==> flow/design.v <==
module MN_Serials (
    input wire [2:0] mp0, mp1, mp2, mp3, mp4, mp5, mp6, mp7,
    output wire [2:0]  mn0, mn1, mn2, mn3, mn4, mn5, mn6, mn7
);
    wire [2:0] mp [0:7];
    reg [2:0] mn [0:7];
    assign mp[0] = mp0;
    assign mp[1] = mp1;
    assign mp[2] = mp2;
    assign mp[3] = mp3;
    assign mp[4] = mp4;
    assign mp[5] = mp5;
    assign mp[6] = mp6;
    assign mp[7] = mp7;
    assign mn0 = mn[0];
    assign mn1 = mn[1];
    assign mn2 = mn[2];
    assign mn3 = mn[3];
    assign mn4 = mn[4];
    assign mn5 = mn[5];
    assign mn6 = mn[6];
    assign mn7 = mn[7];
    integer i;
    always @(*) begin
        for (i=0; i<8; i=i+1) begin
            mn[i] = 3'd0;
        end
        for (i=0; i<8; i=i+1) begin
            mn[mp[i]] = i;
        end
    end
endmodule
module NB_Series (
    input wire [2:0] mp0, mp1, mp2, mp3, mp4, mp5, mp6, mp7,mn0, mn1, mn2, mn3, mn4, mn5, mn6, mn7,
    output wire [2:0]  nb0, nb1, nb2, nb3, nb4, nb5, nb6, nb7
);
    wire [2:0] mp [0:7];
    reg [2:0] nb [0:7];
    wire [2:0] mt [0:7];
    wire [2:0] mn [0:7];
    assign mp[0] = mp0;
    assign mp[1] = mp1;
    assign mp[2] = mp2;
    assign mp[3] = mp3;
    assign mp[4] = mp4;
    assign mp[5] = mp5;
    assign mp[6] = mp6;
    assign mp[7] = mp7;
    assign mn[0] = mn0;
    assign mn[1] = mn1;
    assign mn[2] = mn2;
    assign mn[3] = mn3;
    assign mn[4] = mn4;
    assign mn[5] = mn5;
    assign mn[6] = mn6;
    assign mn[7] = mn7;
    assign nb0 = nb[0];
    assign nb1 = nb[1];
    assign nb2 = nb[2];
    assign nb3 = nb[3];
    assign nb4 = nb[4];
    assign nb5 = nb[5];
    assign nb6 = nb[6];
    assign nb7 = nb[7];
    assign mt[0] = 3'd1;
    assign mt[1] = 3'd0;
    assign mt[2] = 3'd3;
    assign mt[3] = 3'd2;
    assign mt[4] = 3'd5;
    assign mt[5] = 3'd4;
    assign mt[6] = 3'd7;
    assign mt[7] = 3'd6;
    integer i;
    always @(*) begin
        for (i=0; i<8; i=i+1) begin
            nb[i] = mn[mt[mp[i]]];
        end
    end
endmodule
`timescale 1ns / 1ps
module Priority_4_Encoder(input wire [3:0] in1, output wire [1:0] value);
    wire [1:0] data_2;
    assign value[1] = &(in1[1:0]);
    assign value[0] = data_2[0];
    assign data_2 = value[1] ? in1[3:2] : in1[1:0];
endmodule
module decoder2to4 (
    input [1:0] in,      
    output reg [3:0] out  
);
always @(*) begin
    out = 4'b0000;  
    case (in)
        2'b00: out[0] = 1;
        2'b01: out[1] = 1;
        2'b10: out[2] = 1;
        2'b11: out[3] = 1;
        default: out = 4'b0000;  
    endcase
end
endmodule
module benes_4(
    input [1:0] in0,
    input [1:0] in1,
    input [1:0] in2,
    input [1:0] in3,
    output reg state_0_0,
    output reg state_0_1,
    output reg state_0_2,
    output reg state_1_0,
    output reg state_1_1,
    output reg state_1_2
);
always @(*) begin
    case({in0, in1, in2, in3})
        {2'd0, 2'd1, 2'd2, 2'd3}: begin
            state_0_0 = 1'b1;
            state_0_1 = 1'b1;
            state_0_2 = 1'b1;
            state_1_0 = 1'b1;
            state_1_1 = 1'b1;
            state_1_2 = 1'b1;
        end
        {2'd0, 2'd1, 2'd3, 2'd2}: begin
            state_0_0 = 1'b1;
            state_0_1 = 1'b1;
            state_0_2 = 1'b1;
            state_1_0 = 1'b1;
            state_1_1 = 1'b1;
            state_1_2 = 1'b0;
        end
        {2'd0, 2'd2, 2'd1, 2'd3}: begin
            state_0_0 = 1'b1;
            state_0_1 = 1'b1;
            state_0_2 = 1'b1;
            state_1_0 = 1'b0;
            state_1_1 = 1'b0;
            state_1_2 = 1'b0;
        end
        {2'd0, 2'd2, 2'd3, 2'd1}: begin
            state_0_0 = 1'b1;
            state_0_1 = 1'b1;
            state_0_2 = 1'b1;
            state_1_0 = 1'b1;
            state_1_1 = 1'b0;
            state_1_2 = 1'b0;
        end
        {2'd0, 2'd3, 2'd1, 2'd2}: begin
            state_0_0 = 1'b1;
            state_0_1 = 1'b1;
            state_0_2 = 1'b1;
            state_1_0 = 1'b0;
            state_1_1 = 1'b0;
            state_1_2 = 1'b1;
        end
        {2'd0, 2'd3, 2'd2, 2'd1}: begin
            state_0_0 = 1'b1;
            state_0_1 = 1'b1;
            state_0_2 = 1'b1;
            state_1_0 = 1'b1;
            state_1_1 = 1'b0;
            state_1_2 = 1'b1;
        end
        {2'd1, 2'd0, 2'd2, 2'd3}: begin
            state_0_0 = 1'b1;
            state_0_1 = 1'b1;
            state_0_2 = 1'b0;
            state_1_0 = 1'b1;
            state_1_1 = 1'b1;
            state_1_2 = 1'b1;
        end
        {2'd1, 2'd0, 2'd3, 2'd2}: begin
            state_0_0 = 1'b1;
            state_0_1 = 1'b1;
            state_0_2 = 1'b0;
            state_1_0 = 1'b1;
            state_1_1 = 1'b1;
            state_1_2 = 1'b0;
        end
        {2'd1, 2'd2, 2'd0, 2'd3}: begin
            state_0_0 = 1'b1;
            state_0_1 = 1'b1;
            state_0_2 = 1'b0;
            state_1_0 = 1'b0;
            state_1_1 = 1'b0;
            state_1_2 = 1'b0;
        end
        {2'd1, 2'd2, 2'd3, 2'd0}: begin
            state_0_0 = 1'b1;
            state_0_1 = 1'b1;
            state_0_2 = 1'b0;
            state_1_0 = 1'b1;
            state_1_1 = 1'b0;
            state_1_2 = 1'b0;
        end
        {2'd1, 2'd3, 2'd0, 2'd2}: begin
            state_0_0 = 1'b1;
            state_0_1 = 1'b1;
            state_0_2 = 1'b0;
            state_1_0 = 1'b0;
            state_1_1 = 1'b0;
            state_1_2 = 1'b1;
        end
        {2'd1, 2'd3, 2'd2, 2'd0}: begin
            state_0_0 = 1'b1;
            state_0_1 = 1'b1;
            state_0_2 = 1'b0;
            state_1_0 = 1'b1;
            state_1_1 = 1'b0;
            state_1_2 = 1'b1;
        end
        {2'd2, 2'd0, 2'd1, 2'd3}: begin
            state_0_0 = 1'b1;
            state_0_1 = 1'b0;
            state_0_2 = 1'b0;
            state_1_0 = 1'b1;
            state_1_1 = 1'b1;
            state_1_2 = 1'b1;
        end
        {2'd2, 2'd0, 2'd3, 2'd1}: begin
            state_0_0 = 1'b1;
            state_0_1 = 1'b0;
            state_0_2 = 1'b0;
            state_1_0 = 1'b0;
            state_1_1 = 1'b1;
            state_1_2 = 1'b1;
        end
        {2'd2, 2'd1, 2'd0, 2'd3}: begin
            state_0_0 = 1'b1;
            state_0_1 = 1'b0;
            state_0_2 = 1'b1;
            state_1_0 = 1'b1;
            state_1_1 = 1'b1;
            state_1_2 = 1'b1;
        end
        {2'd2, 2'd1, 2'd3, 2'd0}: begin
            state_0_0 = 1'b1;
            state_0_1 = 1'b0;
            state_0_2 = 1'b1;
            state_1_0 = 1'b0;
            state_1_1 = 1'b1;
            state_1_2 = 1'b1;
        end
        {2'd2, 2'd3, 2'd0, 2'd1}: begin
            state_0_0 = 1'b1;
            state_0_1 = 1'b0;
            state_0_2 = 1'b1;
            state_1_0 = 1'b1;
            state_1_1 = 1'b0;
            state_1_2 = 1'b1;
        end
        {2'd2, 2'd3, 2'd1, 2'd0}: begin
            state_0_0 = 1'b1;
            state_0_1 = 1'b0;
            state_0_2 = 1'b0;
            state_1_0 = 1'b1;
            state_1_1 = 1'b0;
            state_1_2 = 1'b1;
        end
        {2'd3, 2'd0, 2'd1, 2'd2}: begin
            state_0_0 = 1'b1;
            state_0_1 = 1'b0;
            state_0_2 = 1'b0;
            state_1_0 = 1'b1;
            state_1_1 = 1'b1;
            state_1_2 = 1'b0;
        end
        {2'd3, 2'd0, 2'd2, 2'd1}: begin
            state_0_0 = 1'b1;
            state_0_1 = 1'b0;
            state_0_2 = 1'b0;
            state_1_0 = 1'b0;
            state_1_1 = 1'b1;
            state_1_2 = 1'b0;
        end
        {2'd3, 2'd1, 2'd0, 2'd2}: begin
            state_0_0 = 1'b1;
            state_0_1 = 1'b0;
            state_0_2 = 1'b1;
            state_1_0 = 1'b1;
            state_1_1 = 1'b1;
            state_1_2 = 1'b0;
        end
        {2'd3, 2'd1, 2'd2, 2'd0}: begin
            state_0_0 = 1'b1;
            state_0_1 = 1'b0;
            state_0_2 = 1'b1;
            state_1_0 = 1'b0;
            state_1_1 = 1'b1;
            state_1_2 = 1'b0;
        end
        {2'd3, 2'd2, 2'd0, 2'd1}: begin
            state_0_0 = 1'b1;
            state_0_1 = 1'b0;
            state_0_2 = 1'b1;
            state_1_0 = 1'b1;
            state_1_1 = 1'b0;
            state_1_2 = 1'b0;
        end
        {2'd3, 2'd2, 2'd1, 2'd0}: begin
            state_0_0 = 1'b1;
            state_0_1 = 1'b0;
            state_0_2 = 1'b0;
            state_1_0 = 1'b1;
            state_1_1 = 1'b0;
            state_1_2 = 1'b0;
        end
        default: begin
            state_0_0 = 1'b0;
            state_0_1 = 1'b0;
            state_0_2 = 1'b0;
            state_1_0 = 1'b0;
            state_1_1 = 1'b0;
            state_1_2 = 1'b0;
        end
    endcase
end
endmodule
module Benes_8p (input wire [2:0] mp0, mp1, mp2, mp3, mp4, mp5, mp6, mp7,
    input clk,
    output reg [19:0] state
);
    wire [2:0] nb0, nb1, nb2, nb3, nb4, nb5, nb6, nb7;
    wire [2:0]  mn0, mn1, mn2, mn3, mn4, mn5, mn6, mn7;
    MN_Serials m1(.mp0(mp0),
    .mp1(mp1),
    .mp2(mp2),
    .mp3(mp3),
    .mp4(mp4),
    .mp5(mp5),
    .mp6(mp6),
    .mp7(mp7),
    .mn0(mn0),
    .mn1(mn1),
    .mn2(mn2),
    .mn3(mn3),
    .mn4(mn4),
    .mn5(mn5),
    .mn6(mn6),
    .mn7(mn7)
    );
    NB_Series m2(.mp0(MP_1[0]),
    .mp1(MP_1[1]),
    .mp2(MP_1[2]),
    .mp3(MP_1[3]),
    .mp4(MP_1[4]),
    .mp5(MP_1[5]),
    .mp6(MP_1[6]),
    .mp7(MP_1[7]),
    .mn0(MN_1[0]),
    .mn1(MN_1[1]),
    .mn2(MN_1[2]),
    .mn3(MN_1[3]),
    .mn4(MN_1[4]),
    .mn5(MN_1[5]),
    .mn6(MN_1[6]),
    .mn7(MN_1[7]),
    .nb0(nb0),
    .nb1(nb1),
    .nb2(nb2),
    .nb3(nb3),
    .nb4(nb4),
    .nb5(nb5),
    .nb6(nb6),
    .nb7(nb7)
    );
    wire [2:0] mp [0:7];
    integer i, j, m;
    reg [2:0] MP_1 [0:7];
    reg [2:0] MN_1 [0:7];
    reg [2:0] MP_2 [0:7];
    reg [2:0] NB_2 [0:7];
    reg [3:0] CI_2;
    reg [2:0] MP_3 [0:7];
    reg [2:0] NB_3 [0:7];
    reg [3:0] CI_3;
    wire [2:0] P_NEXT_3_W;
    reg [2:0] P_NEXT_3;
    reg [3:0] COVER_TBL_3;
    assign P_NEXT_3_W = (NB_2[1] == 3'b000) ? 3'b010 : NB_2[1];
    wire [3:0] MASK_3_2, MASK_3;
    wire [1:0] MIN_PORT_3_W; 
    assign MASK_3_2 = 4'b0001;
    decoder2to4 d3(.in(P_NEXT_3_W[2:1]),
    .out(MASK_3)
    );
    Priority_4_Encoder p3(.in1(COVER_TBL_3),
    .value(MIN_PORT_3_W)
    );
    reg [2:0] MP_4 [0:7];
    reg [2:0] NB_4 [0:7];
    reg [3:0] CI_4;
    wire [2:0] P_NEXT_4_W, P_NEXT_4_W1;
    reg [2:0] P_NEXT_4;
    reg [3:0] COVER_TBL_4;
    assign P_NEXT_4_W = NB_3[{P_NEXT_3[2:1], ~P_NEXT_3[0]}];
    assign P_NEXT_4_W1 = (COVER_TBL_3[P_NEXT_4_W[2:1]] == 0) ? P_NEXT_4_W: {MIN_PORT_3_W,1'b0} ;
    wire [3:0] MASK_4;
    wire [1:0] MIN_PORT_4_W;
    decoder2to4 d4(.in(P_NEXT_4_W1[2:1]),
    .out(MASK_4)
    );
    Priority_4_Encoder p4(.in1(COVER_TBL_4),
    .value(MIN_PORT_4_W)
    );
    reg [2:0] P_NEXT_5;
    reg [3:0] CI_5;
    reg [2:0] MP_5 [0:7];
    wire [2:0] P_NEXT_5_W, P_NEXT_5_W1;
    assign P_NEXT_5_W = NB_4[{P_NEXT_4[2:1], ~P_NEXT_4[0]}];
    assign P_NEXT_5_W1 = (COVER_TBL_4[P_NEXT_5_W[2:1]] == 0) ? P_NEXT_5_W: {MIN_PORT_4_W,1'b0} ;
    wire [3:0] MASK_5;
    decoder2to4 d5(.in(P_NEXT_5_W1[2:1]),
    .out(MASK_5)
    );
    reg [7:0] CO;
    reg [3:0] CI_6;
    reg [1:0] ump [0:3];
    reg [1:0] dmp [0:3];
    wire state_0_0, state_0_1, state_0_2, state_1_0, state_1_1, state_1_2;
    wire state_0_0d, state_0_1d, state_0_2d, state_1_0d, state_1_1d, state_1_2d;
    benes_4 B6_U(.in0(ump[0]),
        .in1(ump[1]),
        .in2(ump[2]),
        .in3(ump[3]),
        .state_0_0(state_0_0),
        .state_0_1(state_0_1),
        .state_0_2(state_0_2),
        .state_1_0(state_1_0),
        .state_1_1(state_1_1),
        .state_1_2(state_1_2)
    );
    benes_4 B6_D(.in0(dmp[0]),
        .in1(dmp[1]),
        .in2(dmp[2]),
        .in3(dmp[3]),
        .state_0_0(state_0_0d),
        .state_0_1(state_0_1d),
        .state_0_2(state_0_2d),
        .state_1_0(state_1_0d),
        .state_1_1(state_1_1d),
        .state_1_2(state_1_2d)
    );
    always@(posedge clk)begin
        MN_1[0] <= mn0;
        MN_1[1] <= mn1;
        MN_1[2] <= mn2;
        MN_1[3] <= mn3;
        MN_1[4] <= mn4;
        MN_1[5] <= mn5;
        MN_1[6] <= mn6;
        MN_1[7] <= mn7;
        MP_1[0] <= mp0;
        MP_1[1] <= mp1;
        MP_1[2] <= mp2;
        MP_1[3] <= mp3;
        MP_1[4] <= mp4;
        MP_1[5] <= mp5;
        MP_1[6] <= mp6;
        MP_1[7] <= mp7;
        NB_2[0] <= nb0;
        NB_2[1] <= nb1;
        NB_2[2] <= nb2;
        NB_2[3] <= nb3;
        NB_2[4] <= nb4;
        NB_2[5] <= nb5;
        NB_2[6] <= nb6;
        NB_2[7] <= nb7;
        MP_2[0] <= MP_1[0];
        MP_2[1] <= MP_1[1];
        MP_2[2] <= MP_1[2];
        MP_2[3] <= MP_1[3];
        MP_2[4] <= MP_1[4];
        MP_2[5] <= MP_1[5];
        MP_2[6] <= MP_1[6];
        MP_2[7] <= MP_1[7];
        CI_2[0] <= 1'b1;
        CI_2[1] <= 1'b0;
        CI_2[2] <= 1'b0;
        CI_2[3] <= 1'b0;
        P_NEXT_3 <= P_NEXT_3_W; 
        CI_3 <= CI_2 | (MASK_3 & {4{~P_NEXT_3_W[0]}});
        MP_3[0] <= MP_2[0];
        MP_3[1] <= MP_2[1];
        MP_3[2] <= MP_2[2];
        MP_3[3] <= MP_2[3];
        MP_3[4] <= MP_2[4];
        MP_3[5] <= MP_2[5];
        MP_3[6] <= MP_2[6];
        MP_3[7] <= MP_2[7];
        NB_3[0] <= NB_2[0];
        NB_3[1] <= NB_2[1];
        NB_3[2] <= NB_2[2];
        NB_3[3] <= NB_2[3];
        NB_3[4] <= NB_2[4];
        NB_3[5] <= NB_2[5];
        NB_3[6] <= NB_2[6];
        NB_3[7] <= NB_2[7];
        COVER_TBL_3 <= MASK_3 | MASK_3_2;
        P_NEXT_4 <= P_NEXT_4_W1; 
        CI_4 <= CI_3 | (MASK_4 & {4{~P_NEXT_4_W1[0]}});
        MP_4[0] <= MP_3[0];
        MP_4[1] <= MP_3[1];
        MP_4[2] <= MP_3[2];
        MP_4[3] <= MP_3[3];
        MP_4[4] <= MP_3[4];
        MP_4[5] <= MP_3[5];
        MP_4[6] <= MP_3[6];
        MP_4[7] <= MP_3[7];
        NB_4[0] <= NB_3[0];
        NB_4[1] <= NB_3[1];
        NB_4[2] <= NB_3[2];
        NB_4[3] <= NB_3[3];
        NB_4[4] <= NB_3[4];
        NB_4[5] <= NB_3[5];
        NB_4[6] <= NB_3[6];
        NB_4[7] <= NB_3[7];
        COVER_TBL_4 <= MASK_4 | COVER_TBL_3;
        MP_5[0] <= MP_4[0];
        MP_5[1] <= MP_4[1];
        MP_5[2] <= MP_4[2];
        MP_5[3] <= MP_4[3];
        MP_5[4] <= MP_4[4];
        MP_5[5] <= MP_4[5];
        MP_5[6] <= MP_4[6];
        MP_5[7] <= MP_4[7];
        P_NEXT_5 <= P_NEXT_5_W1; 
        CI_5 <= CI_4 | (MASK_5 & {4{~P_NEXT_5_W1[0]}});
        for (i=0; i<8; i=i+1) begin
            CO[MP_5[i]] <= CI_5[i[2:1]] ^ i[0] ;
        end
        for (j=0; j<4; j=j+1) begin
            ump[j] <= (CI_5[j]== 1'b1) ? MP_5[2*j][2:1] : MP_5[2*j+1][2:1];
            dmp[j] <= (CI_5[j]== 1'b1) ? MP_5[2*j+1][2:1] : MP_5[2*j][2:1];
        end
        CI_6 <= CI_5;
        for (m=0; m<4; m=m+1) begin
            state[5*m] <= CI_6[m];
            state[5*m+4] <= CO[2*m];
        end
        state[1] <= state_0_0;
        state[2] <= state_0_1;
        state[3] <= state_0_2;
        state[6] <= state_1_0;
        state[7] <= state_1_1;
        state[8] <= state_1_2;
        state[11] <= state_0_0d;
        state[12] <= state_0_1d;
        state[13] <= state_0_2d;
        state[16] <= state_1_0d;
        state[17] <= state_1_1d;
        state[18] <= state_1_2d;
    end
endmodule
Subject: tool reports on Benes_8p

Hi,

Step by step through the tools: Benes_8p. Tool output for the design above before and after an edit, in the order of the flow. Lines under "original" count in the file above, lines under "edited" in the edited file. "difference": "edited" minus "original" as printed here. Cell names lack the library's common part. A cell with n/a has no value.

Design top: Benes_8p. Clock port: clk. Cell library: sky130hd. Corner: tt_025C_1v80.

Diff. Unified diff, file above to edited file. A script made this edit. It changes what the design does and was not meant as an optimisation.

```diff
@@ -319,6 +319,8 @@
 module Benes_8p (input wire [2:0] mp0, mp1, mp2, mp3, mp4, mp5, mp6, mp7,
     input clk,
-    output reg [19:0] state
+    output reg [19:0] state_ext
 );
+    reg [19:0] state;
+    always @(posedge clk) state_ext <= state;
     wire [2:0] nb0, nb1, nb2, nb3, nb4, nb5, nb6, nb7;
     wire [2:0]  mn0, mn1, mn2, mn3, mn4, mn5, mn6, mn7;
```

After elaboration. Yosys after proc, flatten, opt, wreduce and memory -nomap, before mapping. Enables and synchronous resets that opt folds into registers are not counted as muxes. Print and check cells are not counted. Equal cells are merged and count once.

Storage and ports: register bits (original 288, edited 308, difference +20); input bits (original 25, edited 25, difference 0); cells after elaboration (original 608, edited 609, difference +1); output and inout bits (original 20, edited 20, difference 0).

Cells by class: bitwise operators (original 39, edited 39, difference 0); muxes and demuxes (original 111, edited 111, difference 0); eq/ne operators (original 232, edited 232, difference 0); reductions and logical operators (original 110, edited 110, difference 0); add/sub/neg operators (original 8, edited 8, difference 0); shifts and indexed selects (original 18, edited 18, difference 0).

Operator kinds equal on both sides are left out: 33.

Logic depth. Depth = most cells in a row (Yosys ltp): at word level without a register or memory, in the mapped netlist without a sequential cell, where the memories' decode and read muxes count.

Logic depth: depth after elaboration (original 19, edited 19, difference 0); ABC_AREA (original 0, edited 0); gate-level depth with buffers (original 8, edited 8, difference 0).

Synthesis result. The flow's flattened synthesis, as Yosys stat reports it; memories are mapped. The netlist is that of the ABC_AREA named above (0 if unset); the other value can give another one.

Cell types: nor2_1 (original 63, edited 84, difference +21); dfxtp_1 (original 279, edited 298, difference +19); nor3_1 (original 29, edited 14, difference -15); o21ai_0 (original 61, edited 53, difference -8); nand3_1 (original 36, edited 28, difference -8); nand4_1 (original 10, edited 2, difference -8); nand2b_1 (original 36, edited 30, difference -6); or2_2 (original 7, edited 1, difference -6); o2bb2ai_1 (original 1, edited 7, difference +6); a22o_1 (original 4, edited 9, difference +5); a31oi_1 (original 17, edited 21, difference +4); o221ai_1 (original 8, edited 4, difference -4); xor2_1 (original 7, edited 11, difference +4); a22oi_1 (original 6, edited 10, difference +4); a211o_1 (original 5, edited 1, difference -4); a21oi_1 (original 61, edited 58, difference -3); clkbuf_1 (original 58, edited 61, difference +3); nor2b_1 (original 28, edited 31, difference +3).

Cell types equal on both sides are left out: 7. Not every row of either side is listed.

Synthesis totals: sequential area (µm²) (original 5585.4, edited 5965.7, difference +380.3); mapped area (µm²) (original 11028.1, edited 11367.2, difference +339.1); cells in the netlist (original 1127, edited 1141, difference +14); flip-flops (original 279, edited 298, difference +19).

By module: a second synthesis without flattening, with its own total; a netlist apart from the flattened one above.

Unflattened totals: cell total of the unflattened synthesis (original 1023, edited 1042, difference +19); area total of the unflattened synthesis (µm²) (original 11414.7, edited 11795.1, difference +380.4).

Each row is one instance without its submodules.

By module, original: Benes_8p (cells 571, sequential area 5585.4 µm², times used 1, area 7509.7 µm²); NB_Series (cells 107, sequential area 0.0 µm², times used 1, area 1476.4 µm²); benes_4 (cells 92, sequential area 0.0 µm², times used 2, area 675.6 µm²); MN_Serials (cells 141, sequential area 0.0 µm², times used 1, area 948.4 µm²); decoder2to4 (cells 4, sequential area 0.0 µm², times used 3, area 26.3 µm²); Priority_4_Encoder (cells 4, sequential area 0.0 µm², times used 2, area 25.0 µm²).

By module, edited: Benes_8p (cells 590, sequential area 5965.7 µm², times used 1, area 7890.1 µm²); NB_Series (cells 107, sequential area 0.0 µm², times used 1, area 1476.4 µm²); benes_4 (cells 92, sequential area 0.0 µm², times used 2, area 675.6 µm²); MN_Serials (cells 141, sequential area 0.0 µm², times used 1, area 948.4 µm²); decoder2to4 (cells 4, sequential area 0.0 µm², times used 3, area 26.3 µm²); Priority_4_Encoder (cells 4, sequential area 0.0 µm², times used 2, area 25.0 µm²).

Worst setup path after synthesis. Source: OpenSTA report_checks on the synthesized netlist (no wires, ideal clock, input and output delay 20% of the period each), path of least setup slack; recovery checks are left aside. Register names are those of the netlist, which keeps one name where synthesis merged equal registers.

Timing path post-synthesis: path kind (original reg2reg, edited reg2reg); start (original register MP_5[3][1], edited register MP_5[3][0]); end (original register CO[0], edited register CO[2]); data arrival time (ps) (original 1852, edited 2121, difference +269); period (ps) (original 2500, edited 2500, difference 0); delay of the path (ps) (original 1989, edited 2246, difference +257); path buffers (original 0, edited 0, difference 0); time at the first pin (ps) (original 0, edited 0, difference 0); slack (ps) (original 511, edited 254, difference -257); stages (original 9, edited 9, difference 0); period reached after synthesis (ps) (original 1989, edited 2246, difference +257).

"delay of the path" is the arrival time less input delay plus setup time. "stages": output pins that drive a net of the path, with the launching flip-flop's if there is one; two outputs of one cell count as two. "period reached after synthesis" = period - worst setup slack (recovery checks aside). The figure is calculated, with input and output delays left at 20% of the set period. Between the ends stands the longest chain of elaborated cells between them, by number of cells; it is not shown to be the way that was timed. Of several equally long chains one is given. Each line given opens the expression or statement behind the cell; cells for indexed reads and writes are added by Yosys, which also makes memories of some case tables. Where a signal picks the word or bit written, the line may be left out of the assigning lines.

Between the ends, post-synthesis, original:
Path through: dfxtp_1 -> inv_1 -> ha_1 -> nor4_1 -> nand2_1 -> and3_1 -> a211o_1 -> a221oi_1 -> o221ai_1. Under length of the longest elaborated chain stands 13. Under elaborated cells between the ends (all ways) stands 14. Source lines of those cells: 1.

Ends and longest elaborated chain, post-synthesis, original: from (decl) (line 408) `reg [2:0] MP_5 [0:7];`; from (assign) (line 522) `MP_5[3] <= MP_4[3];`; negator 3 -> 4 bit (line 530) `CO[MP_5[i]] <= CI_5[i[2:1]] ^ i[0] ;`; variable shift 1 x 4 -> 8 bit (line 530); NOT 8 bit (line 530); AND 8 bit (line 530); OR 8 bit (line 530); AND 8 bit (line 530); OR 8 bit (line 530); AND 8 bit (line 530); OR 8 bit (line 530); AND 8 bit (line 530); OR 8 bit (line 530); AND 8 bit (line 530); OR 8 bit (line 530); to (decl) (line 416) `reg [7:0] CO;`.

Between the ends, post-synthesis, edited:
Path through: dfxtp_1 -> inv_1 -> ha_1 -> or3b_4 -> a21bo_1 -> and3_1 -> or4_1 -> a221oi_2 -> o22ai_1. Under length of the longest elaborated chain stands 13. Under elaborated cells between the ends (all ways) stands 14. Source lines of those cells: 1.

Ends and longest elaborated chain, post-synthesis, edited: from (decl) (line 410) `reg [2:0] MP_5 [0:7];`; from (assign) (line 524) `MP_5[3] <= MP_4[3];`; negator 3 -> 4 bit (line 532) `CO[MP_5[i]] <= CI_5[i[2:1]] ^ i[0] ;`; variable shift 1 x 4 -> 8 bit (line 532); NOT 8 bit (line 532); AND 8 bit (line 532); OR 8 bit (line 532); AND 8 bit (line 532); OR 8 bit (line 532); AND 8 bit (line 532); OR 8 bit (line 532); AND 8 bit (line 532); OR 8 bit (line 532); AND 8 bit (line 532); OR 8 bit (line 532); to (decl) (line 418) `reg [7:0] CO;`.

Path in the finished layout. Path of least setup slack in the final report of each run of pair A (OpenROAD, finished layout, wires in). Where an end is a register, its clock arrival counts in the times. The report prints the path's times to 10 ps; the period is as set.

Timing path after layout: path kind (original reg2reg, edited reg2reg); start (original register MP_5[3][1], edited register MP_5[3][1]); end (original register CO[0], edited register CO[2]); period (ps) (original 2500, edited 2500, difference 0); data arrival time (ps) (original 2680, edited 2810, difference +130); time at the first pin (ps) (original 530, edited 550, difference +20); stages (original 9, edited 9, difference 0); slack (ps) (original 220, edited 110, difference -110); path buffers (original 0, edited 0, difference 0).

Between the ends stands the longest chain of elaborated cells between them, by number of cells; it is not shown to be the way that was timed. Of several equally long chains one is given. Where a signal picks the word or bit written, the line may be left out of the assigning lines.

Between the ends, after layout, original:
Path through: dfxtp_1 -> inv_1 -> ha_1 -> nor4_1 -> nand2_1 -> and3_1 -> a211o_1 -> a221oi_1 -> o221ai_1. Under length of the longest elaborated chain stands 13. Under elaborated cells between the ends (all ways) stands 14. Source lines of those cells: 1.

Ends and longest elaborated chain, after layout, original: from (decl) (line 408) `reg [2:0] MP_5 [0:7];`; from (assign) (line 522) `MP_5[3] <= MP_4[3];`; negator 3 -> 4 bit (line 530) `CO[MP_5[i]] <= CI_5[i[2:1]] ^ i[0] ;`; variable shift 1 x 4 -> 8 bit (line 530); NOT 8 bit (line 530); AND 8 bit (line 530); OR 8 bit (line 530); AND 8 bit (line 530); OR 8 bit (line 530); AND 8 bit (line 530); OR 8 bit (line 530); AND 8 bit (line 530); OR 8 bit (line 530); AND 8 bit (line 530); OR 8 bit (line 530); to (decl) (line 416) `reg [7:0] CO;`.

Between the ends, after layout, edited:
Path through: dfxtp_1 -> inv_1 -> ha_1 -> or3b_4 -> a21bo_1 -> and3_1 -> or4_1 -> a221oi_2 -> o22ai_1. Under length of the longest elaborated chain stands 13. Under elaborated cells between the ends (all ways) stands 14. Source lines of those cells: 1.

Ends and longest elaborated chain, after layout, edited: from (decl) (line 410) `reg [2:0] MP_5 [0:7];`; from (assign) (line 524) `MP_5[3] <= MP_4[3];`; negator 3 -> 4 bit (line 532) `CO[MP_5[i]] <= CI_5[i[2:1]] ^ i[0] ;`; variable shift 1 x 4 -> 8 bit (line 532); NOT 8 bit (line 532); AND 8 bit (line 532); OR 8 bit (line 532); AND 8 bit (line 532); OR 8 bit (line 532); AND 8 bit (line 532); OR 8 bit (line 532); AND 8 bit (line 532); OR 8 bit (line 532); AND 8 bit (line 532); OR 8 bit (line 532); to (decl) (line 418) `reg [7:0] CO;`.

Measured runs. Runs of the flow (Yosys, OpenROAD) on both versions; the two runs of a pair have the same settings. The constraints put input and output delay at 20% of the set period each and load the outputs with 0.01 pF.

Flow settings, pair A:
For CORE_UTILIZATION the number is 40. Under period_ns stands 2.5. The figure for CAP_MARGIN is 20. For CORE_MARGIN the number is 2. Under SLEW_MARGIN stands 20.

Final reports, pair A: setup total negative slack (ps) (original 0, edited 0, difference 0); power consumption (mW) (original 12.387, edited 13.619, difference +1.232); worst setup slack after layout (ps) (original 221, edited 106, difference -115); standard-cell area after routing (µm²) (original 12600.8, edited 13220.2, difference +619.4); die footprint (µm²) (original 28913.6, edited 29782.1, difference +868.5); final design utilization (%) (original 46.6, edited 47.5, difference +0.9); clock period achieved (ps) (original 2279, edited 2394, difference +115); lowest hold slack (ps) (original 323, edited 321, difference -2); post-synthesis cell area (µm²) (original 11028.1, edited 11367.2, difference +339.1).

Flow settings, pair B:
The figure for CELL_PAD_IN_SITES_DETAIL_PLACEMENT is 0. The figure for CELL_PAD_IN_SITES_GLOBAL_PLACEMENT is 1. For CORE_MARGIN the number is 5. For CORE_UTILIZATION the number is 59. GPL_TIMING_DRIVEN: 1. The figure for HOLD_SLACK_MARGIN is 0.18. PLACE_DENSITY: 0.39. For SETUP_SLACK_MARGIN the number is -0.11. Under period_ns stands 1.7. The figure for CAP_MARGIN is 20. Under SLEW_MARGIN stands 20.

Final reports, pair B: setup total negative slack (ps) (original -1029, edited -1754, difference -725); power consumption (mW) (original 20.187, edited 20.839, difference +0.652); worst setup slack after layout (ps) (original -183, edited -591, difference -408); standard-cell area after routing (µm²) (original 14268.7, edited 14596.5, difference +327.8); die footprint (µm²) (original 21525.3, edited 22142.9, difference +617.6); final design utilization (%) (original 76.8, edited 77.5, difference +0.7); clock period achieved (ps) (original 1883, edited 2291, difference +408); lowest hold slack (ps) (original 261, edited 238, difference -23); post-synthesis cell area (µm²) (original 11028.1, edited 11367.2, difference +339.1).

By "clock period achieved" is meant the clock period of the run minus its worst setup slack. This is arithmetic on one report: input and output delays are still those of the set period (20% each). By "power consumption" is meant OpenSTA's value without simulated activity: inputs other than the clock are taken to toggle once in ten clock periods, and the tool carries that through the logic.

Regards
